==> flow/design.v <==
module dht11_reader (
  input rst_n,           
  input wire en,         
  input wire clk,        
  output reg [7:0] humidity,
  output reg [7:0] temperature,
  output wire data_ready
);
  reg [31:0] counter;    
  assign data_ready = 1'b0;
  always @(posedge clk or negedge rst_n) begin
    if (!rst_n) begin
      humidity <= 8'h28;
      temperature <= 8'h21;
      counter <= 0;
    end else if (en) begin
      counter <= counter + 1;
      if (counter >= 3_000_000) begin  
        counter <= 0;
        if (temperature < 35) begin
          temperature <= temperature + 1;
        end else begin
          temperature <= 30;
        end
        if (humidity < 45) begin
          humidity <= humidity + 1;
        end else begin
          humidity <= 40;
        end
      end
    end
  end
endmodule
module uart_tx(
  input  wire clk,               
  input  wire rst_n,             
  input  wire tx_start,          
  input  wire [7:0] tx_data,     
  output reg tx,                 
  output reg tx_done,            
  output reg tx_busy             
);
  parameter CLK_FREQ = 1_000_000;  
  parameter BAUD_RATE = 9600;
  localparam BIT_PERIOD = CLK_FREQ / BAUD_RATE;  
  reg [3:0] bit_index;      
  reg [15:0] clk_count;     
  reg [9:0] tx_shift_reg;   
  always @(posedge clk or negedge rst_n) begin
    if (!rst_n) begin
      tx <= 1;           
      tx_busy <= 0;
      bit_index <= 0;
      clk_count <= 0;
      tx_done <= 0;
    end else begin
      if (tx_start && !tx_busy) begin
        tx_shift_reg <= {1'b1, tx_data, 1'b0};  
        tx_busy <= 1'b1;
        bit_index <= 0;
        clk_count <= 0;
        tx_done <= 0;
      end
      if (tx_busy) begin
        if (clk_count < BIT_PERIOD - 1) begin
          clk_count <= clk_count + 1;
        end else begin
          clk_count <= 0;
          tx <= tx_shift_reg[bit_index];  
          bit_index <= bit_index + 1;
          if (bit_index == 9) begin
            tx_busy <= 1'b0;  
            tx_done <= 1;
          end
        end
      end
    end
  end
endmodule
module uart_rx (
  input wire clk,              
  input wire rst_n,            
  input wire rx,               
  output reg [7:0] data_out,   
  output reg rx_busy,          
  output reg done              
);
  parameter CLK_FREQ = 1_000_000;                  
  parameter BAUD_RATE = 9600;
  localparam BIT_PERIOD = CLK_FREQ / BAUD_RATE;    
  reg [9:0] rx_shift_reg;    
  reg [3:0] bit_index;       
  reg [15:0] clk_count;      
  always @(posedge clk or negedge rst_n) begin
    if (!rst_n) begin
      rx_busy <= 0;
      clk_count <= 0;
      bit_index <= 0;
      done <= 1'b0;  
    end else begin
      if (!rx_busy && !rx) begin
        rx_busy <= 1'b1;
        done <= 1'b0;
        clk_count <= BIT_PERIOD / 2;  
        bit_index <= 0;
      end
      if (rx_busy) begin
        if (clk_count < BIT_PERIOD - 1) begin
          clk_count <= clk_count + 1;
        end else begin
          clk_count <= 0;
          rx_shift_reg[bit_index] <= rx;  
          bit_index <= bit_index + 1;
          if (bit_index == 9) begin
            if (rx == 1'b1) begin  
              rx_busy <= 1'b0;
              done <= 1'b1;  
              data_out <= rx_shift_reg[8:1];  
            end else begin
              rx_busy <= 1'b0;  
              done <= 1'b0;
            end
          end
        end
      end else begin
        if (done) begin
          done <= 1'b0;  
        end
      end
    end
  end
endmodule
module uart_string(
  input wire clk_1Mhz,
  input wire rst_n,
  input wire [7: 0] temperature, 
  input wire [7: 0] humidity, 
  input wire rx,
  output wire tx,
  input wire en_tx,
  output reg tx_msg_done,
  input wire fan_state,
  input wire hum_state,
  output reg [7:0] chr_cmd,
  output reg [7:0] chr_val0,
  output reg [7:0] chr_val1,
  output reg       rx_msg_done   
);
  localparam SEND_INTERVAL = 1_000_000;  
  localparam IDLE = 2'b00, LOAD = 2'b01, TRANSMIT = 2'b10, DONE = 2'b11;
  wire tx_done, rx_done;
  reg [3:0] tx_index;   
  reg [7:0] tx_data;
  reg send_start;
  reg [31:0] timer_count;  
  wire tx_busy;
  reg [7:0] tx_msg [0:8];  
  reg [1:0] TX_STATE;
  always @(posedge clk_1Mhz or negedge rst_n) begin
    if (!rst_n) begin
      tx_msg[0] <= 8'h53;  
      tx_msg[1] <= 8'h3A;  
      tx_msg[2] <= 8'h30;  
      tx_msg[3] <= 8'h30;  
      tx_msg[4] <= 8'h30;  
      tx_msg[5] <= 8'h30;  
      tx_msg[6] <= 8'h30;  
      tx_msg[7] <= 8'h30;  
      tx_msg[8] <= 8'h2F;  
      tx_msg_done <= 1'b0;
      tx_index <= 0;
      send_start <= 1'b0;
      timer_count <= 0;
      TX_STATE <= IDLE;
    end else if (en_tx) begin
      case (TX_STATE)
        IDLE: begin
          tx_msg_done <= 1'b0;  
          if (!tx_busy) begin
            if (timer_count == SEND_INTERVAL) begin
              timer_count <= 0;
              TX_STATE <= LOAD;
            end else begin
              timer_count <= timer_count + 1;
            end
          end
        end
        LOAD: begin
          if (tx_index == 0) begin
            tx_msg[2] <= temperature / 10 + 8'h30;
            tx_msg[3] <= temperature % 10 + 8'h30;
            tx_msg[4] <= humidity / 10 + 8'h30;
            tx_msg[5] <= humidity % 10 + 8'h30;
            tx_msg[6] <= fan_state ? 8'h31 : 8'h30;  
            tx_msg[7] <= hum_state ? 8'h31 : 8'h30;  
          end
          tx_data <= tx_msg[tx_index];  
          send_start <= 1'b1;           
          TX_STATE <= TRANSMIT;
        end
        TRANSMIT: begin
          if (tx_done) begin
            send_start <= 1'b0;         
            if (tx_index < 8) begin
              tx_index <= tx_index + 1;
              TX_STATE <= LOAD;        
            end else begin
              tx_index <= 0;
              TX_STATE <= DONE;        
            end
          end
        end
        DONE: begin
          tx_msg_done <= 1'b1;          
          TX_STATE <= IDLE;            
        end
      endcase
    end
  end
  wire [7:0] rx_data;
  wire rx_busy;
  reg [5:0] RX_STATE;
  always @(posedge clk_1Mhz or negedge rst_n) begin
    if (!rst_n) begin
      RX_STATE <= 0;       
      rx_msg_done <= 1'b0;    
    end else if (!rx_busy && rx_done) begin
      case (RX_STATE)
        0: begin
          if (rx_data == 8'h41 || rx_data == 8'h42 || rx_data == 8'h43
              || rx_data == 8'h44 || rx_data == 8'h4C) begin
            RX_STATE <= 1;
            chr_cmd <= rx_data;
            rx_msg_done <= 1'b0;
          end else begin
            RX_STATE <= 0;  
          end
        end
        1: begin
          if ((rx_data >= 8'h30 && rx_data <= 8'h39) || rx_data == 8'h2D) begin  
            RX_STATE <= 2;
            chr_val0 <= rx_data;
          end
        end
        2: begin
          if (rx_data == 8'h3A) begin  
            RX_STATE <= 3;
          end
        end
        3: begin
          if (rx_data >= 8'h30 && rx_data <= 8'h39) begin  
            RX_STATE <= 4;
            chr_val1 <= rx_data;
          end
        end
        4: begin
          if (rx_data == 8'h0A || rx_data == 8'h2A || rx_data == 8'h2F) begin
            rx_msg_done <= 1'b1;
            RX_STATE <= 0;
          end
        end
      endcase
    end
    else if (rx_busy && !rx_done) begin
      rx_msg_done <= 1'b0;
    end
  end
  uart_tx uart_tx_inst(
    .clk(clk_1Mhz),
    .rst_n(rst_n),
    .tx_start(send_start),
    .tx_data(tx_data),
    .tx(tx),
    .tx_busy(tx_busy),
    .tx_done(tx_done)
  );
  uart_rx uart_rx_inst (
    .clk(clk_1Mhz),
    .rst_n(rst_n),
    .rx(rx),
    .data_out(rx_data),
    .rx_busy(rx_busy),
    .done(rx_done)
  );
endmodule
module i2c_writeframe(
    input       clk_1MHz,                
    input       rst_n,                   
    input       en_write,                
    input       start_frame,             
    input       stop_frame,              
    input [7:0] data,                    
    input       sda_in,                  
    output      sda_oe,                  
    output reg  scl,                     
    output      done,                    
    output reg  sda_en                   
);
    localparam  DELAY       = 10;        
    reg [20:0]  cnt;                     
    reg         cnt_clr;                 
    localparam  WaitEn      = 0,         
                PreStart    = 1,         
                Start       = 2,         
                AfterStart  = 3,         
                PreWrite    = 4,         
                WriteLow    = 5,         
                WriteHigh   = 6,         
                WriteDone   = 7,         
                WaitAck     = 8,         
                Ack1        = 9,         
                Ack2        = 10,        
                AckDone     = 11,        
                PreStop     = 12,        
                Stop        = 13,        
                Done        = 14;        
    reg [3:0]   state, next_state;
    reg [3:0]   bit_cnt;                 
    wire [2:0]  bit_idx = bit_cnt - 1'b1;    
    reg         sda_out;                 
    assign sda_oe = sda_en & ~sda_out;
    always @(posedge clk_1MHz, negedge rst_n) begin
        if (!rst_n)
            cnt <= 21'd0;
        else if (cnt_clr)
            cnt <= 21'd0;
        else
            cnt <= cnt + 1'b1;
    end
    always @(posedge clk_1MHz, negedge rst_n) begin
        if (!rst_n)
            state <= WaitEn;
        else
            state <= next_state;
    end
    always @(*) begin
        if (!rst_n)
            next_state = WaitEn;             
        else begin
            case (state)
                WaitEn:     next_state = en_write ? (start_frame ? PreStart : PreWrite) : WaitEn;
                PreStart:   next_state = (cnt == DELAY) ? Start : PreStart;
                Start:      next_state = (cnt == DELAY) ? AfterStart : Start;
                AfterStart: next_state = (cnt == DELAY) ? WriteLow : AfterStart;
                PreWrite:   next_state = (cnt == DELAY) ? WriteLow : PreWrite;
                WriteLow:   next_state = (cnt == DELAY) ? WriteHigh : WriteLow;
                WriteHigh:  next_state = (cnt == DELAY && bit_cnt == 4'd8) ? WriteDone : ((cnt == DELAY) ? WriteLow : WriteHigh);
                WriteDone:  next_state = (cnt == DELAY) ? WaitAck : WriteDone;
                WaitAck:    next_state = (sda_in == 1'b0) ? Ack1 : WaitAck;
                Ack1:       next_state = (cnt == DELAY) ? Ack2 : Ack1;
                Ack2:       next_state = (cnt == DELAY) ? AckDone : Ack2;
                AckDone:    next_state = (cnt == DELAY) ? (stop_frame ? PreStop : Done) : AckDone;
                PreStop:    next_state = (cnt == DELAY) ? Stop : PreStop;
                Stop:       next_state = (cnt == DELAY) ? Done : Stop;
                Done:       next_state = WaitEn;
                default:    next_state = WaitEn;
            endcase
        end
    end   
    always @(posedge clk_1MHz, negedge rst_n) begin
        if (!rst_n) begin                    
            sda_en  <= 1'b1;
            sda_out <= 1'b1;
            scl     <= 1'b1;
            cnt_clr <= 1'b1;
        end else begin
            case (state)
                WaitEn: begin
                    sda_en  <= 1'b1;         
                    cnt_clr <= 1'b1;         
                end
                PreStart: begin
                    sda_out <= 1'b1;                                 
                    scl     <= 1'b1;        
                    cnt_clr <= (cnt == DELAY-1) ? 1'b1 : 1'b0;       
                end
                Start: begin
                    sda_out <= 1'b0;                                 
                    cnt_clr <= (cnt == DELAY-1) ? 1'b1 : 1'b0;       
                end
                AfterStart: begin
                    scl     <= 1'b0;                                 
                    cnt_clr <= (cnt == DELAY-1) ? 1'b1 : 1'b0;       
                end
                PreWrite: begin
                    cnt_clr <= (cnt == DELAY-1) ? 1'b1 : 1'b0;       
                end
                WriteLow: begin
                    scl     <= 1'b0;                                 
                    sda_out <= data[3'd7-bit_idx];                   
                    cnt_clr <= (cnt == DELAY-1) ? 1'b1 : 1'b0;       
                end
                WriteHigh: begin
                    scl     <= 1'b1;                                 
                    cnt_clr <= (cnt == DELAY-1) ? 1'b1 : 1'b0;       
                end
                WriteDone: begin
                    scl     <= 1'b0;                                 
                    sda_en  <= 1'b0;                                 
                    cnt_clr <= (cnt == DELAY-1) ? 1'b1 : 1'b0;       
                end
                WaitAck: begin
                    cnt_clr <= 1'b1;                                 
                end
                Ack1: begin
                    scl     <= 1'b1;                                 
                    cnt_clr <= (cnt == DELAY-1) ? 1'b1 : 1'b0;       
                end
                Ack2: begin
                    scl     <= 1'b0;                                 
                    cnt_clr <= (cnt == DELAY-1) ? 1'b1 : 1'b0;       
                end
                AckDone: begin      
                    cnt_clr <= (cnt == DELAY-1) ? 1'b1 : 1'b0;       
                end
                PreStop: begin
                    scl     <= 1'b1;                                 
                    cnt_clr <= (cnt == DELAY-1) ? 1'b1 : 1'b0;       
                end   
                Stop: begin
                    sda_en  <= 1'b1;                                 
                    sda_out <= 1'b1;                                 
                    cnt_clr <= (cnt == DELAY-1) ? 1'b1 : 1'b0;       
                end
                Done: begin
                    cnt_clr <= 1'b1;                                 
                end
            endcase
        end
    end
    always @(posedge clk_1MHz, negedge rst_n) begin
        if (!rst_n)
            bit_cnt <= 4'd0;
        else begin
            case (state)
                WriteLow:   bit_cnt <= (cnt == 1'b0) ? bit_cnt + 1'b1 : bit_cnt;     
                WaitEn:     bit_cnt <= 4'd0;
                Done:       bit_cnt <= 4'd0;
                default:    bit_cnt <= bit_cnt;
            endcase
        end
    end
    assign done = (state == Done);
endmodule
module lcd_write_cmd_data(
    input       clk_1MHz,                    
    input       rst_n,                       
    input [7:0] data,                        
    input       cmd_data,                    
    input       ena,                         
    input [6:0] i2c_addr,                    
    input       sda_in,                      
    output      sda_oe,                      
    output      scl,                         
    output      done,                        
    output      sda_en
);
    localparam  DELAY               = 50;    
    reg [20:0]  cnt;                         
    reg         cnt_clr;                     
    localparam  WaitEn              = 0,     
                Write_Addr          = 1,     
                Wait_AddrDone       = 2,     
                Write_HighNibble1   = 3,     
                Wait_High1Done      = 4,     
                Delay_CMD1          = 5,     
                Write_HighNibble2   = 6,     
                Wait_High2Done      = 7,     
                Write_LowNibble1    = 8,     
                Wait_Low1Done       = 9,     
                Delay_CMD2          = 10,    
                Write_LowNibble2    = 11,    
                Wait_Low2Done       = 12,    
                Done                = 13;    
    reg [3:0]   state, next_state;
    reg         en_write;                    
    wire        en_i2cwrite = en_write;
    wire        i2c_done;                    
    reg [7:0]   i2c_data;                    
    reg         start_frame;                 
    reg         stop_frame;                  
    always @(posedge clk_1MHz, negedge rst_n) begin
        if (!rst_n)
            cnt <= 21'd0;
        else if (cnt_clr)
            cnt <= 21'd0;
        else
            cnt <= cnt + 1'b1;
    end
    always @(posedge clk_1MHz, negedge rst_n) begin
        if (!rst_n)
            state <= WaitEn;
        else
            state <= next_state;
    end
    always @(*) begin
        if (!rst_n)
            next_state = WaitEn;                 
        else begin
            case (state)
                WaitEn:             next_state = ena ? Write_Addr : WaitEn;
                Write_Addr:         next_state = Wait_AddrDone;
                Wait_AddrDone:      next_state = i2c_done ? Write_HighNibble1 : Wait_AddrDone;
                Write_HighNibble1:  next_state = Wait_High1Done;
                Wait_High1Done:     next_state = i2c_done ? Delay_CMD1 : Wait_High1Done;
                Delay_CMD1:         next_state = (cnt == DELAY) ? Write_HighNibble2 : Delay_CMD1;
                Write_HighNibble2:  next_state = Wait_High2Done;
                Wait_High2Done:     next_state = i2c_done ? Write_LowNibble1 : Wait_High2Done;
                Write_LowNibble1:   next_state = Wait_Low1Done;
                Wait_Low1Done:      next_state = i2c_done ? Delay_CMD2 : Wait_Low1Done;
                Delay_CMD2:         next_state = (cnt == DELAY) ? Write_LowNibble2 : Delay_CMD2;
                Write_LowNibble2:   next_state = Wait_Low2Done;
                Wait_Low2Done:      next_state = i2c_done ? Done : Wait_Low2Done;
                Done:               next_state = WaitEn;
                default:            next_state = WaitEn;
            endcase
        end
    end
    always @(posedge clk_1MHz, negedge rst_n) begin
        if (!rst_n) begin                    
            i2c_data <= 8'd0;
            en_write <= 1'b0;
            cnt_clr  <= 1'b1;
        end else begin
            case (state)
                WaitEn: begin
                    i2c_data    <= 8'd0;
                    en_write    <= 1'b0;
                    cnt_clr     <= 1'b1;
                end
                Write_Addr: begin
                    start_frame <= 1'b1;                 
                    stop_frame  <= 1'b0;
                    i2c_data    <= {i2c_addr, 1'b0};     
                    en_write    <= 1'b1;                 
                end
                Wait_AddrDone: begin
                    en_write    <= 1'b0;                 
                end
                Write_HighNibble1: begin
                    start_frame <= 1'b0;
                    stop_frame  <= 1'b0;
                    i2c_data    <= (data & 8'hF0) | 8'h0C | cmd_data;
                    en_write    <= 1'b1;                 
                end
                Wait_High1Done: begin
                    en_write    <= 1'b0;                 
                end
                Delay_CMD1: begin
                    cnt_clr     <= 1'b0;                 
                end
                Write_HighNibble2: begin
                    start_frame <= 1'b0;
                    stop_frame  <= 1'b0;
                    i2c_data    <= ((data & 8'hF0) | 8'h0C | cmd_data) & 8'hFB;
                    en_write    <= 1'b1;                 
                    cnt_clr     <= 1'b1;                 
                end
                Wait_High2Done: begin
                    en_write    <= 1'b0;                 
                end
                Write_LowNibble1: begin              
                    start_frame <= 1'b0;
                    stop_frame  <= 1'b0;
                    i2c_data    <= ((data & 8'h0F) << 4) | 8'h0C | cmd_data;
                    en_write    <= 1'b1;                
                end
                Wait_Low1Done: begin
                    en_write    <= 1'b0;                 
                end
                Delay_CMD2: begin
                    cnt_clr     <= 1'b0;                 
                end
                Write_LowNibble2: begin
                    start_frame <= 1'b0;
                    stop_frame  <= 1'b1;                 
                    i2c_data    <= (((data & 8'h0F) << 4) | 8'h0C | cmd_data) & 8'hFB;
                    en_write    <= 1'b1;                 
                    cnt_clr     <= 1'b1;                 
                end
                Wait_Low2Done: begin
                    en_write    <= 1'b0;                 
                end
            endcase
        end
    end
    assign done = (state == Done);
    i2c_writeframe i2c_writframe_inst(
        .clk_1MHz   (clk_1MHz),
        .rst_n      (rst_n),
        .en_write   (en_i2cwrite),
        .start_frame(start_frame),
        .stop_frame (stop_frame),
        .data       (i2c_data),
        .sda_in     (sda_in),
        .sda_oe     (sda_oe),
        .scl        (scl),
        .done       (i2c_done),
        .sda_en     (sda_en)
    );
endmodule
module lcd_display(
    input           clk_1MHz,                
    input           rst_n,                   
    input           ena,                     
    input           done_write,              
    input  [127:0]  row1,                    
    input  [127:0]  row2,                    
    output reg[7:0] data,                    
    output          cmd_data,                
    output reg      ena_write,               
    output          busy                     
);
    localparam  DELAY           = 50;        
    localparam  WaitEn          = 0,
                Write           = 1,
                WaitWrite       = 2,
                WaitDelay       = 3,
                Done            = 4;
    reg [2:0]   state, next_state;          
    reg [20:0]  cnt;                         
    reg         cnt_clr;                     
    wire [7:0]  cmd_data_array [0:39];
    assign cmd_data_array[0]    = 8'h02;     
    assign cmd_data_array[1]    = 8'h28;     
    assign cmd_data_array[2]    = 8'h0C;     
    assign cmd_data_array[3]    = 8'h06;     
    assign cmd_data_array[4]    = 8'h01;     
    assign cmd_data_array[5]    = 8'h80;     
    assign cmd_data_array[22]   = 8'hC0;     
    assign cmd_data_array[39]   = 8'h00;     
    generate
        genvar i;
        for (i = 1; i < 17; i=i+1) begin: for_name
            assign cmd_data_array[22-i] = row1[(i*8)-1:i*8-8];       
            assign cmd_data_array[39-i] = row2[(i*8)-1:i*8-8];       
        end
    endgenerate
    reg [5:0]   ptr;                         
    assign cmd_data = (ptr <= 6'd6 || ptr == 6'd23) ? 1'b0 : 1'b1;   
    assign busy = ~(state == WaitEn);
    always @(posedge clk_1MHz, negedge rst_n) begin
        if (!rst_n)
            cnt <= 21'd0;
        else if (cnt_clr)
            cnt <= 21'd0;
        else 
            cnt <= cnt + 1'b1;
    end
    always @(posedge clk_1MHz, negedge rst_n) begin
        if (!rst_n)
            state <= WaitEn;
        else
            state <= next_state;
    end
    always @(*) begin
        if (!rst_n)
            next_state = WaitEn;
        else begin
            case (state)
                WaitEn:     next_state = ena ? Write : WaitEn;
                Write:      next_state = WaitWrite;
                WaitWrite:  next_state = done_write ? WaitDelay : WaitWrite;
                WaitDelay:  next_state = (ptr == 6'd39) ? Done : ((cnt == DELAY) ? Write : WaitDelay);
                Done:       next_state = WaitEn;
                default:    next_state = WaitEn;
            endcase
        end
    end
    always @(posedge clk_1MHz, negedge rst_n) begin
        if (!rst_n) begin
            cnt_clr    <= 1'b1;
            ena_write  <= 1'b0;            
        end else begin
            case (state)
                WaitEn: begin
                    cnt_clr    <= 1'b1;                  
                    ena_write  <= 1'b0;                  
                end
                Write: begin
                    cnt_clr    <= 1'b1;                  
                    data       <= cmd_data_array[ptr];   
                    ena_write  <= 1'b1;                  
                end
                WaitWrite: begin
                    ena_write  <= 1'b0;                  
                end
                WaitDelay: begin
                    cnt_clr    <= 1'b0;
                end
            endcase
        end
    end
    always @(posedge clk_1MHz, negedge rst_n) begin
        if (!rst_n)
            ptr <= 6'd0;
        else if (state == WaitEn)
            ptr <= 6'd0;
        else if (state == Write)
            ptr <= ptr + 1'b1;
        else
            ptr <= ptr;
    end
endmodule
module lcd_16x2(
  input           clk_1MHz,
  input           rst_n,
  input           lcd_ena,
  input [127:0]   row1,
  input [127:0]   row2,
  output          busy,
  output          scl,
  input           sda_in,
  output          sda_oe,
  output          lcd_done
);
  localparam      i2c_addr = 7'h27;
  wire [7:0]      data;
  wire            cmd_data;
  wire            ena_write;
  lcd_display lcd_display_inst(
    .clk_1MHz           (clk_1MHz),
    .rst_n              (rst_n),
    .ena                (lcd_ena),
    .done_write         (lcd_done),
    .row1               (row1),
    .row2               (row2),
    .data               (data),
    .cmd_data           (cmd_data),
    .ena_write          (ena_write),
    .busy               (busy)
  );
  lcd_write_cmd_data lcd_write_cmd_data_inst(
    .clk_1MHz           (clk_1MHz),
    .rst_n              (rst_n),
    .data               (data),
    .cmd_data           (cmd_data),
    .ena                (ena_write),
    .i2c_addr           (i2c_addr),
    .sda_in             (sda_in),
    .sda_oe             (sda_oe),
    .scl                (scl),
    .done               (lcd_done)
  );
endmodule
module logic_controller(
  input   wire            clk,        
  input   wire            rst_n,
  input   wire  [7: 0]    temperature,
  input   wire  [7: 0]    humidity,
  output  reg             dht_en,
  input   wire            dht_data_ready,
  input   wire  [7:0]     chr_cmd,
  input   wire  [7:0]     chr_val0,
  input   wire  [7:0]     chr_val1,
  input   wire            rx_msg_done,
  input   wire            tx_msg_done,
  output  reg             en_tx,
  output  reg             lcd_en,    
  input   wire            lcd_done,  
  output  reg   [127:0]   lcd_row1,  
  output  reg   [127:0]   lcd_row2,  
  output  reg             led_fan,       
  output  reg             led_hum       
);
  localparam INTERVAL = 500_000;  
  integer interval_counter;
  reg [6:0] max_temp, min_temp, min_hum, max_hum;  
  reg [7:0] temp_tens, temp_units, humi_tens, humi_units;
  reg tick;  
  reg rx_msg_done_reg;
  always @(posedge clk or negedge rst_n) begin
    if (!rst_n) begin
      tick <= 1'b0;
      rx_msg_done_reg <= 1'b0;
      interval_counter <= 0;
      en_tx <= 1'b0;
      temp_tens <= 8'h00;
      temp_units <= 8'h00;
      humi_tens <= 8'h00;
      humi_units <= 8'h00;
      max_temp <= 34;  
      min_temp <= 1;  
      min_hum <= 42;  
      max_hum <= 63;  
      dht_en <= 1'b0;
      lcd_row1 <= "  Cold Storage  ";
      lcd_row2 <= "     Welcome    ";
      lcd_en <= 1'b1;
      led_fan <= 1'b0;
      led_hum <= 1'b0;
    end else begin
      if (lcd_done && lcd_en) begin
        lcd_en <= 1'b0;
      end
      if (interval_counter == INTERVAL) begin
        interval_counter <= 0;
        tick <= ~tick;
        if (tick) begin
          if (!dht_en) begin
            dht_en <= 1'b1;
          end
          en_tx <= 1'b1;
          update_leds();
          update_lcd();
        end else begin
          dht_en <= 1'b0;
        end
      end else begin
        interval_counter <= interval_counter + 1;
      end
      if (rx_msg_done && !rx_msg_done_reg) begin
        rx_msg_done_reg <= 1'b1;
        update_settings();
        if (chr_cmd != 8'h4C) begin  
          update_leds();
        end
      end else if (!rx_msg_done) begin
        rx_msg_done_reg <= 1'b0;
      end
      if (dht_en && dht_data_ready) begin
        dht_en <= 1'b0;
      end
      if (en_tx && tx_msg_done) begin
        en_tx <= 1'b0;
      end
    end
  end
  task update_settings;
    begin
      if (chr_cmd == 8'h4C) begin  
        led_fan <= (chr_val0 == 8'h31);  
        led_hum <= (chr_val1 == 8'h31);  
      end else if (chr_cmd == 8'h41) begin  
        if (chr_val0 == 8'h2D) begin  
          max_temp <= -1 * ((chr_val1 - 8'h30) * 10);
        end else begin
          max_temp <= ((chr_val0 - 8'h30) * 10) + (chr_val1 - 8'h30);
        end
      end else if (chr_cmd == 8'h42) begin  
        if (chr_val0 == 8'h2D) begin  
          min_temp <= -1 * ((chr_val1 - 8'h30) * 10);
        end else begin
          min_temp <= ((chr_val0 - 8'h30) * 10) + (chr_val1 - 8'h30);
        end
      end else if (chr_cmd == 8'h43) begin  
        if (chr_val0 == 8'h2D) begin  
          max_hum <= -1 * ((chr_val1 - 8'h30) * 10);
        end else begin
          max_hum <= ((chr_val0 - 8'h30) * 10) + (chr_val1 - 8'h30);
        end
      end else if (chr_cmd == 8'h44) begin  
        if (chr_val0 == 8'h2D) begin  
          min_hum <= -1 * ((chr_val1 - 8'h30) * 10);
        end else begin
          min_hum <= ((chr_val0 - 8'h30) * 10) + (chr_val1 - 8'h30);
        end
      end
      uart_rx_to_lcd();
    end
  endtask
  task update_leds;
    begin
      if (temperature > max_temp) begin
        led_fan <= 1'b1;  
      end else if (temperature < min_temp) begin
        led_fan <= 1'b0;  
      end else begin
        led_fan <= 1'b0;  
      end
      if (humidity < max_hum) begin
        led_hum <= 1'b1;  
      end else if (humidity > min_hum) begin
        led_hum <= 1'b0;  
      end else begin
        led_hum <= 1'b0;  
      end
    end
  endtask
  task update_lcd;
    begin
      temp_tens <= (temperature / 10) + 8'h30;   
      temp_units <= (temperature % 10) + 8'h30;  
      humi_tens <= (humidity / 10) + 8'h30;    
      humi_units <= (humidity % 10) + 8'h30;   
      if (temperature < 10) begin
        lcd_row1 <= { "Temp: 0", temp_units, " C      " };  
      end else begin
        lcd_row1 <= { "Temp: ", temp_tens, temp_units, " C      " };  
      end
      if (humidity < 10) begin
        lcd_row2 <= { "Humi: 0", humi_units, "%       " };   
      end else begin
        lcd_row2 <= { "Humi: ", humi_tens, humi_units, "%       " };   
      end
      lcd_en <= 1'b1;
    end
  endtask
  task uart_rx_to_lcd;
    begin
      lcd_row1 <= {"RX: ", chr_cmd, chr_val0, chr_val1, "         "};
      lcd_row2 <= {"Tem:", temp_tens, temp_units, "C Hum:", humi_tens, humi_units, "% "};
      interval_counter <= 0;  
      lcd_en <= 1'b1;
    end
  endtask
endmodule
module top_coldstorage(
  input         clk,           
  input         rst_n,         
  output        led_fan,       
  output        led_hum,       
  input         sda_lcd_in,
  output        sda_lcd_oe,
  output        scl_lcd,
  input         rx,
  output        tx
);
  wire clk_1MHz = clk;
  wire [127:0] lcd_row1, lcd_row2;
  wire lcd_en, lcd_done;
  wire [7:0] temperature, humidity;
  wire dht_en, dht_data_ready;
  wire [7:0] chr_cmd, chr_val0, chr_val1;
  wire rx_msg_done, en_tx, tx_msg_done;
  logic_controller logic_controller_inst(
    .clk(clk_1MHz),
    .rst_n(rst_n),
    .temperature(temperature),
    .humidity(humidity),
    .dht_en(dht_en),
    .dht_data_ready(dht_data_ready),
    .chr_cmd(chr_cmd),
    .chr_val0(chr_val0),
    .chr_val1(chr_val1),
    .en_tx(en_tx),
    .rx_msg_done(rx_msg_done),
    .tx_msg_done(tx_msg_done),
    .lcd_en(lcd_en),
    .lcd_done(lcd_done),
    .lcd_row1(lcd_row1),
    .lcd_row2(lcd_row2),
    .led_fan(led_fan),
    .led_hum(led_hum)
  );
  dht11_reader dht11_reader_inst(
    .clk(clk_1MHz),
    .rst_n(rst_n),
    .en(dht_en),
    .temperature(temperature),
    .humidity(humidity),
    .data_ready(dht_data_ready)
  );
  uart_string uart_string_inst(
    .clk_1Mhz(clk_1MHz),
    .rst_n(rst_n),
    .temperature(temperature),
    .humidity(humidity),
    .en_tx(en_tx),
    .tx_msg_done(tx_msg_done),
    .tx(tx),
    .rx(rx),
    .fan_state(led_fan),
    .hum_state(led_hum),
    .chr_cmd(chr_cmd),
    .chr_val0(chr_val0),
    .chr_val1(chr_val1),
    .rx_msg_done(rx_msg_done)
  );
  lcd_16x2 lcd_16x2_inst(
    .clk_1MHz(clk_1MHz),
    .rst_n(rst_n),
    .lcd_ena(lcd_en),
    .row1(lcd_row1),
    .row2(lcd_row2),
    .lcd_done(lcd_done),
    .sda_in(sda_lcd_in),
    .sda_oe(sda_lcd_oe),
    .scl(scl_lcd)
  );  
endmodule
Ticket comment

== Step by step through the tools: top_coldstorage ==
Each step is given for the RTL above and for the edited RTL.
Lines under "unedited" count in the file above, lines under "edited" in the edited file.
"change" is "edited" less "unedited", of the values as shown; "rel. change" is that difference over "unedited", in percent.
Operators: Yosys type, input widths -> output width; for muxes data width and select width s.
Cell names lack the library's common part.
A cell with -- has no value.

* Top: top_coldstorage
* Clock port: clk
* Library: sky130hd
* Corner: tt_025C_1v80

== Diff ==
The edit as a unified diff against the file above.
A script made this edit; it was not meant as an optimisation.

<pre>
@@ -640,8 +640,6 @@
     assign cmd_data = (ptr <= 6'd6 || ptr == 6'd23) ? 1'b0 : 1'b1;   
     assign busy = ~(state == WaitEn);
-    always @(posedge clk_1MHz, negedge rst_n) begin
-        if (!rst_n)
-            cnt <= 21'd0;
-        else if (cnt_clr)
+    always @(posedge clk_1MHz) begin
+        if (cnt_clr)
             cnt <= 21'd0;
         else 
</pre>

== Word level ==
Yosys after proc, flatten, opt, wreduce and memory -nomap, before mapping. Print and check cells are not counted.

{| class="wikitable"
|+ Storage and ports
! element !! unedited !! edited !! change !! rel. change (%)
|-
| register bits || 697 || 697 || 0 || 0.00
|-
| input bits || 4 || 4 || 0 || 0.00
|}

{| class="wikitable"
|+ Cells by class
! element !! unedited !! edited !! change !! rel. change (%)
|-
| $add $sub $neg || 25 || 25 || 0 || 0.00
|-
| $mul || 3 || 3 || 0 || 0.00
|-
| div/mod/pow operators || 4 || 4 || 0 || 0.00
|-
| order comparisons || 13 || 13 || 0 || 0.00
|-
| eq/ne operators || 123 || 123 || 0 || 0.00
|-
| shifts and indexed selects || 4 || 4 || 0 || 0.00
|-
| multiplexer cells || 146 || 145 || -1 || -0.68
|-
| bitwise gates (word level) || 14 || 14 || 0 || 0.00
|-
| reductions and logical operators || 95 || 95 || 0 || 0.00
|}

{| class="wikitable"
|+ Operator list
! cell !! unedited !! edited !! change !! rel. change (%)
|-
| $mux 21 || 3 || 2 || -1 || -33.33
|-
| $mux 1 || 62 || 62 || 0 || 0.00
|-
| $reduce_bool 2->1 || 19 || 19 || 0 || 0.00
|-
| $eq 4x4->1 const B || 17 || 17 || 0 || 0.00
|-
| $eq 6x5->1 const B || 16 || 16 || 0 || 0.00
|-
| $mux 4 || 15 || 15 || 0 || 0.00
|-
| $mux 2 || 13 || 13 || 0 || 0.00
|-
| $eq 4x3->1 const B || 12 || 12 || 0 || 0.00
|-
| $pmux 1 s2 || 12 || 12 || 0 || 0.00
|-
| $reduce_and 2->1 || 11 || 11 || 0 || 0.00
|-
| $eq 8x7->1 const B || 9 || 9 || 0 || 0.00
|-
| $logic_and 1x1->1 || 9 || 9 || 0 || 0.00
|-
| $eq 6x4->1 const B || 8 || 8 || 0 || 0.00
|-
| $eq 6x6->1 const B || 8 || 8 || 0 || 0.00
|-
| $logic_or 1x1->1 || 8 || 8 || 0 || 0.00
|-
| $not 1->1 || 8 || 8 || 0 || 0.00
|-
| $eq 8x6->1 const B || 7 || 7 || 0 || 0.00
|-
| $reduce_and 3->1 || 7 || 7 || 0 || 0.00
|-
| $eq 4x2->1 const B || 6 || 6 || 0 || 0.00
|-
| $mux 128 || 6 || 6 || 0 || 0.00
|-
| $mux 16 || 6 || 6 || 0 || 0.00
|-
| $mux 6 || 6 || 6 || 0 || 0.00
|-
| $ne 2x1->1 const B || 6 || 6 || 0 || 0.00
|-
| $reduce_or 2->1 || 6 || 6 || 0 || 0.00
|-
| $eq 6x3->1 const B || 5 || 5 || 0 || 0.00
|-
| $logic_not 1->1 || 5 || 5 || 0 || 0.00
|-
| $add 4x1->4 const B || 4 || 4 || 0 || 0.00
|-
| $add 8x6->8 const B || 4 || 4 || 0 || 0.00
|}

Not every row of either side is listed.

== Depth ==
Longest topological path by Yosys (ltp), each cell counted once; first at word level (registers and memories cut), then after technology mapping (sequential cells cut; the memories' decode and read muxes count).

{| class="wikitable"
|+ Depth
! element !! unedited !! edited !! change !! rel. change (%)
|-
| word-level depth || 8 || 8 || 0 || 0.00
|-
| ABC_AREA || 0 || 0 || -- || --
|-
| mapped depth || 22 || 22 || 0 || 0.00
|-
| gate-level depth less buffers || 20 || 20 || 0 || 0.00
|}

== Synthesis result ==
Yosys stat after the flow's synthesis: flattened, memories mapped to cells. It holds for the ABC_AREA given above (unset counts as 0); a run with the other value may have another netlist.

{| class="wikitable"
|+ Cell types
! cell type !! unedited !! edited !! change !! rel. change (%)
|-
| nand2_1 || 404 || 359 || -45 || -11.14
|-
| nand4_1 || 38 || 62 || +24 || +63.16
|-
| mux2_2 || 10 || 34 || +24 || +240.00
|-
| dfrtp_1 || 396 || 375 || -21 || -5.30
|-
| dfxtp_1 || 0 || 21 || +21 || --
|-
| a21oi_1 || 149 || 131 || -18 || -12.08
|-
| nor2_1 || 322 || 308 || -14 || -4.35
|-
| a32oi_1 || 16 || 5 || -11 || -68.75
|-
| nand3_1 || 129 || 136 || +7 || +5.43
|-
| and2_1 || 33 || 40 || +7 || +21.21
|-
| a21o_1 || 17 || 10 || -7 || -41.18
|-
| o2111ai_1 || 3 || 10 || +7 || +233.33
|-
| nor2b_1 || 20 || 25 || +5 || +25.00
|-
| mux2i_1 || 17 || 12 || -5 || -29.41
|-
| a211oi_1 || 15 || 10 || -5 || -33.33
|-
| nor4b_1 || 9 || 14 || +5 || +55.56
|-
| o21ai_1 || 3 || 8 || +5 || +166.67
|-
| clkbuf_1 || 120 || 124 || +4 || +3.33
|}

Not every row of either side is listed.

{| class="wikitable"
|+ Synthesis totals
! element !! unedited !! edited !! change !! rel. change (%)
|-
| standard cells after synthesis || 2909 || 2872 || -37 || -1.27
|-
| cell area after synthesis (um^2) || 27254.9 || 27061.0 || -193.9 || -0.71
|-
| sequential part of the area (um^2) || 13520.5 || 13415.4 || -105.1 || -0.78
|-
| flip-flops || 524 || 524 || 0 || 0.00
|-
| buffer cells || 141 || 144 || +3 || +2.13
|}

By module: a second synthesis without flattening, with its own total; a netlist apart from the flattened one above.

{| class="wikitable"
|+ Second synthesis, totals
! element !! unedited !! edited !! change !! rel. change (%)
|-
| cell total of the unflattened synthesis || 3556 || 3471 || -85 || -2.39
|-
| area total of the unflattened synthesis (um^2) || 32218.4 || 31840.5 || -377.9 || -1.17
|}

Rows give one instance, submodules left out.

{| class="wikitable"
|+ Modules, unedited
! module !! instances !! cells !! area (um^2) !! sequential area (um^2)
|-
| logic_controller || 1 || 1310 || 11228.3 || 4154.0
|-
| uart_string || 1 || 724 || 6576.3 || 2922.8
|-
| lcd_display || 1 || 577 || 4409.2 || 1093.5
|-
| dht11_reader || 1 || 265 || 2531.2 || 1206.2
|-
| i2c_writeframe || 1 || 223 || 2252.2 || 1107.3
|-
| lcd_write_cmd_data || 1 || 198 || 2125.8 || 1188.6
|-
| uart_rx || 1 || 149 || 1750.4 || 1031.0
|-
| uart_tx || 1 || 108 || 1337.5 || 817.0
|-
| lcd_16x2 || 1 || 2 || 7.5 || 0.0
|-
| top_coldstorage || 1 || 0 || 0.0 || 0.0
|}

{| class="wikitable"
|+ Modules, edited
! module !! instances !! cells !! area (um^2) !! sequential area (um^2)
|-
| logic_controller || 1 || 1310 || 11228.3 || 4154.0
|-
| uart_string || 1 || 724 || 6576.3 || 2922.8
|-
| lcd_display || 1 || 492 || 4031.4 || 988.4
|-
| dht11_reader || 1 || 265 || 2531.2 || 1206.2
|-
| i2c_writeframe || 1 || 223 || 2252.2 || 1107.3
|-
| lcd_write_cmd_data || 1 || 198 || 2125.8 || 1188.6
|-
| uart_rx || 1 || 149 || 1750.4 || 1031.0
|-
| uart_tx || 1 || 108 || 1337.5 || 817.0
|-
| lcd_16x2 || 1 || 2 || 7.5 || 0.0
|-
| top_coldstorage || 1 || 0 || 0.0 || 0.0
|}

== Worst setup path after synthesis ==
Source: OpenSTA report_checks on the synthesized netlist (no wires, ideal clock, input and output delay 20% of the period each), path of least setup slack; recovery checks are left aside. Register names are those of the netlist, which keeps one name where synthesis merged equal registers.

{| class="wikitable"
|+ Timing after synthesis
! element !! unedited !! edited !! change !! rel. change (%)
|-
| path type || flip-flop to flip-flop || flip-flop to flip-flop || -- || --
|-
| from || register dht11_reader_inst.humidity[5] || register dht11_reader_inst.humidity[6] || -- || --
|-
| to || register logic_controller_inst.humi_units[6] || register uart_string_inst.tx_msg[5][6] || -- || --
|-
| clock period (ps) || 10000 || 10000 || 0 || 0.00
|-
| time at the first pin (ps) || 0 || 0 || 0 || --
|-
| arrival (ps) || 4675 || 4371 || -304 || -6.50
|-
| data required time (ps) || 9875 || 9864 || -11 || -0.11
|-
| slack (ps) || 5200 || 5493 || +293 || --
|-
| delay of the path (ps) || 4800 || 4507 || -293 || -6.10
|-
| driving pins on the path || 23 || 23 || 0 || 0.00
|-
| synthesis period reached (ps) || 4800 || 4507 || -293 || -6.10
|}

"delay of the path" = arrival - input delay + setup time.
"driving pins on the path": output pins that drive a net of the path, with the launching flip-flop's if there is one; two outputs of one cell count as two.
"synthesis period reached" = period - worst setup slack (recovery checks aside). The figure is calculated, with input and output delays left at 20% of the set period.
The rows between start and end are the longest chain of elaborated cells between them; the timing report does not say that the signal goes this way. Where chains are equally long, one stands for them.
Each line given opens the expression or statement behind the cell; cells for indexed reads and writes are added by Yosys, which also makes memories of some case tables.
At most two assigning lines are given for a register; there are more.

On the way, after synthesis, unedited:
* Cell sequence: dfstp_2 > clkbuf_1 > nor2_1 > inv_1 > ha_1 > nand2b_1 > o21ai_0 > a211oi_1 > a211o_1 > a211oi_1 > buf_2 > mux2i_1 > xor2_1 > o311a_1 > inv_1 > a22oi_1 > a31oi_1 > ha_1 > xnor2_1 > xnor2_1 > xnor2_1 > xnor2_1 > mux2_2
* Cells in the longest elaborated chain: 2

{| class="wikitable"
|+ RTL lines, path after synthesis, unedited
! element !! line !! source
|-
| start, declared || 5 || <nowiki>output reg [7:0] humidity,</nowiki>
|-
| start, assigned || 13 || <nowiki>humidity <= 8'h28;</nowiki>
|-
| start, assigned || 26 || <nowiki>humidity <= humidity + 1;</nowiki>
|-
| $mod 8x4->32 || 885 || <nowiki>humi_units <= (humidity % 10) + 8'h30;</nowiki>
|-
| $add 8x6->8 || 885 ||
|-
| end, assigned || 781 || <nowiki>humi_units <= 8'h00;</nowiki>
|-
| end, declared || 769 || <nowiki>reg [7:0] temp_tens, temp_units, humi_tens, humi_units;</nowiki>
|}

On the way, after synthesis, edited:
* Cell sequence: dfrtp_1 > inv_1 > ha_1 > or2_1 > ha_1 > nand2b_1 > o21ai_2 > and2_1 > buf_6 > buf_2 > o21ai_1 > a221o_1 > or2_4 > nor2_4 > o21ai_1 > nor4_4 > or2_1 > nor2_1 > xor2_1 > ha_1 > xnor2_1 > xnor2_1 > o21ai_0
* Cells in the longest elaborated chain: 2

{| class="wikitable"
|+ RTL lines, path after synthesis, edited
! element !! line !! source
|-
| start, declared || 5 || <nowiki>output reg [7:0] humidity,</nowiki>
|-
| start, assigned || 13 || <nowiki>humidity <= 8'h28;</nowiki>
|-
| start, assigned || 26 || <nowiki>humidity <= humidity + 1;</nowiki>
|-
| $mod 8x4->32 || 193 || <nowiki>tx_msg[5] <= humidity % 10 + 8'h30;</nowiki>
|-
| $add 8x6->8 || 193 ||
|-
| end, assigned || 166 || <nowiki>tx_msg[5] <= 8'h30;</nowiki>
|-
| end, assigned || 193 ||
|-
| end, declared || 157 || <nowiki>reg [7:0] tx_msg [0:8];</nowiki>
|}

== Worst path after layout ==
From the final timing report of each run of set A: the path of least setup slack in the routed layout; clock arrival at registers is part of the times.
The path's times are printed in steps of 10 ps; the period is the one set.

{| class="wikitable"
|+ Timing after layout
! element !! unedited !! edited !! change !! rel. change (%)
|-
| path type || flip-flop to flip-flop || flip-flop to flip-flop || -- || --
|-
| from || register dht11_reader_inst.humidity[5] || register dht11_reader_inst.humidity[5] || -- || --
|-
| to || register uart_string_inst.tx_msg[5][6] || register logic_controller_inst.humi_units[6] || -- || --
|-
| clock period (ps) || 5410 || 5410 || 0 || 0.00
|-
| time at the first pin (ps) || 630 || 590 || -40 || -6.35
|-
| arrival (ps) || 5510 || 5410 || -100 || -1.81
|-
| data required time (ps) || 5930 || 5850 || -80 || -1.35
|-
| slack (ps) || 410 || 450 || +40 || --
|-
| driving pins on the path || 22 || 20 || -2 || -9.09
|}

The rows between start and end are the longest chain of elaborated cells between them; the timing report does not say that the signal goes this way. Where chains are equally long, one stands for them.
At most two assigning lines are given for a register; there are more.

On the way, after layout, unedited:
* Cell sequence: dfstp_2 > nor2_1 > inv_1 > ha_1 > nand2b_1 > o21ai_1 > a211oi_1 > a211o_1 > a211oi_1 > buf_4 > mux2i_1 > xor2_1 > o311a_1 > inv_1 > a22oi_1 > a31oi_1 > ha_1 > xnor2_1 > xnor2_1 > xnor2_1 > xnor2_1 > mux2_2
* Cells in the longest elaborated chain: 2

{| class="wikitable"
|+ RTL lines, path after layout, unedited
! element !! line !! source
|-
| start, declared || 5 || <nowiki>output reg [7:0] humidity,</nowiki>
|-
| start, assigned || 13 || <nowiki>humidity <= 8'h28;</nowiki>
|-
| start, assigned || 26 || <nowiki>humidity <= humidity + 1;</nowiki>
|-
| $mod 8x4->32 || 193 || <nowiki>tx_msg[5] <= humidity % 10 + 8'h30;</nowiki>
|-
| $add 8x6->8 || 193 ||
|-
| end, assigned || 166 || <nowiki>tx_msg[5] <= 8'h30;</nowiki>
|-
| end, assigned || 193 ||
|-
| end, declared || 157 || <nowiki>reg [7:0] tx_msg [0:8];</nowiki>
|}

On the way, after layout, edited:
* Cell sequence: dfstp_2 > ha_1 > or2_1 > ha_1 > nand2b_1 > o21ai_2 > and2_2 > xnor2_1 > o311ai_2 > or2_4 > nor2_4 > o311a_1 > nor4_4 > or2_1 > nor2_1 > xor2_1 > ha_1 > xnor2_1 > xnor2_1 > o21ai_0
* Cells in the longest elaborated chain: 2

{| class="wikitable"
|+ RTL lines, path after layout, edited
! element !! line !! source
|-
| start, declared || 5 || <nowiki>output reg [7:0] humidity,</nowiki>
|-
| start, assigned || 13 || <nowiki>humidity <= 8'h28;</nowiki>
|-
| start, assigned || 26 || <nowiki>humidity <= humidity + 1;</nowiki>
|-
| $mod 8x4->32 || 883 || <nowiki>humi_units <= (humidity % 10) + 8'h30;</nowiki>
|-
| $add 8x6->8 || 883 ||
|-
| end, assigned || 779 || <nowiki>humi_units <= 8'h00;</nowiki>
|-
| end, declared || 767 || <nowiki>reg [7:0] temp_tens, temp_units, humi_tens, humi_units;</nowiki>
|}

== Flow runs ==
Both versions went through the flow (Yosys, OpenROAD) with the same settings in each pair. Constraints: input delay and output delay 20% of the set period each, output load 0.01 pF.

Flow settings, set A:
* CORE_UTILIZATION: 40
* period_ns: 5.41
* CAP_MARGIN: 20
* CORE_MARGIN: 2
* SLEW_MARGIN: 20

{| class="wikitable"
|+ Measured results, set A
! element !! unedited !! edited !! change !! rel. change (%)
|-
| post-synthesis cell area (um^2) || 27254.9 || 27061.0 || -193.9 || -0.71
|-
| overall die area (um^2) || 70240.9 || 69748.8 || -492.1 || -0.70
|-
| standard-cell area after routing (um^2) || 30017.5 || 29956.2 || -61.3 || -0.20
|-
| final design utilization (%) || 44.6 || 44.7 || +0.1 || --
|-
| setup slack of the worst path (ps) || 412 || 446 || +34 || --
|-
| post-route setup TNS (ps) || 0 || 0 || 0 || --
|-
| total design power (mW) || 8.307 || 8.616 || +0.309 || +3.72
|-
| achieved clock period (ps) || 4998 || 4964 || -34 || -0.68
|}

Flow settings, set B:
* CAP_MARGIN: 5
* CORE_MARGIN: 3
* CORE_UTILIZATION: 36
* CTS_CLUSTER_DIAMETER: 203
* GPL_ROUTABILITY_DRIVEN: 0
* MAX_ROUTING_LAYER: met5
* PLACE_DENSITY_LB_ADDON: 0.29
* SLEW_MARGIN: 20
* TNS_END_PERCENT: 80
* period_ns: 8.51

{| class="wikitable"
|+ Measured results, set B
! element !! unedited !! edited !! change !! rel. change (%)
|-
| post-synthesis cell area (um^2) || 27254.9 || 27061.0 || -193.9 || -0.71
|-
| overall die area (um^2) || 79045.3 || 78495.2 || -550.1 || -0.70
|-
| standard-cell area after routing (um^2) || 30394.2 || 29911.2 || -483.0 || -1.59
|-
| final design utilization (%) || 40.7 || 40.6 || -0.1 || --
|-
| setup slack of the worst path (ps) || 3263 || 2989 || -274 || --
|-
| post-route setup TNS (ps) || 0 || 0 || 0 || --
|-
| lowest hold slack (ps) || 418 || 421 || +3 || --
|-
| total design power (mW) || 5.646 || 5.383 || -0.263 || -4.66
|-
| achieved clock period (ps) || 5247 || 5521 || +274 || +5.22
|}

"achieved clock period" = clock period - worst setup slack. The figure is calculated, with input and output delays left at 20% of the set period.
"total design power": no workload was simulated; the value follows from the tool's default switching activity.
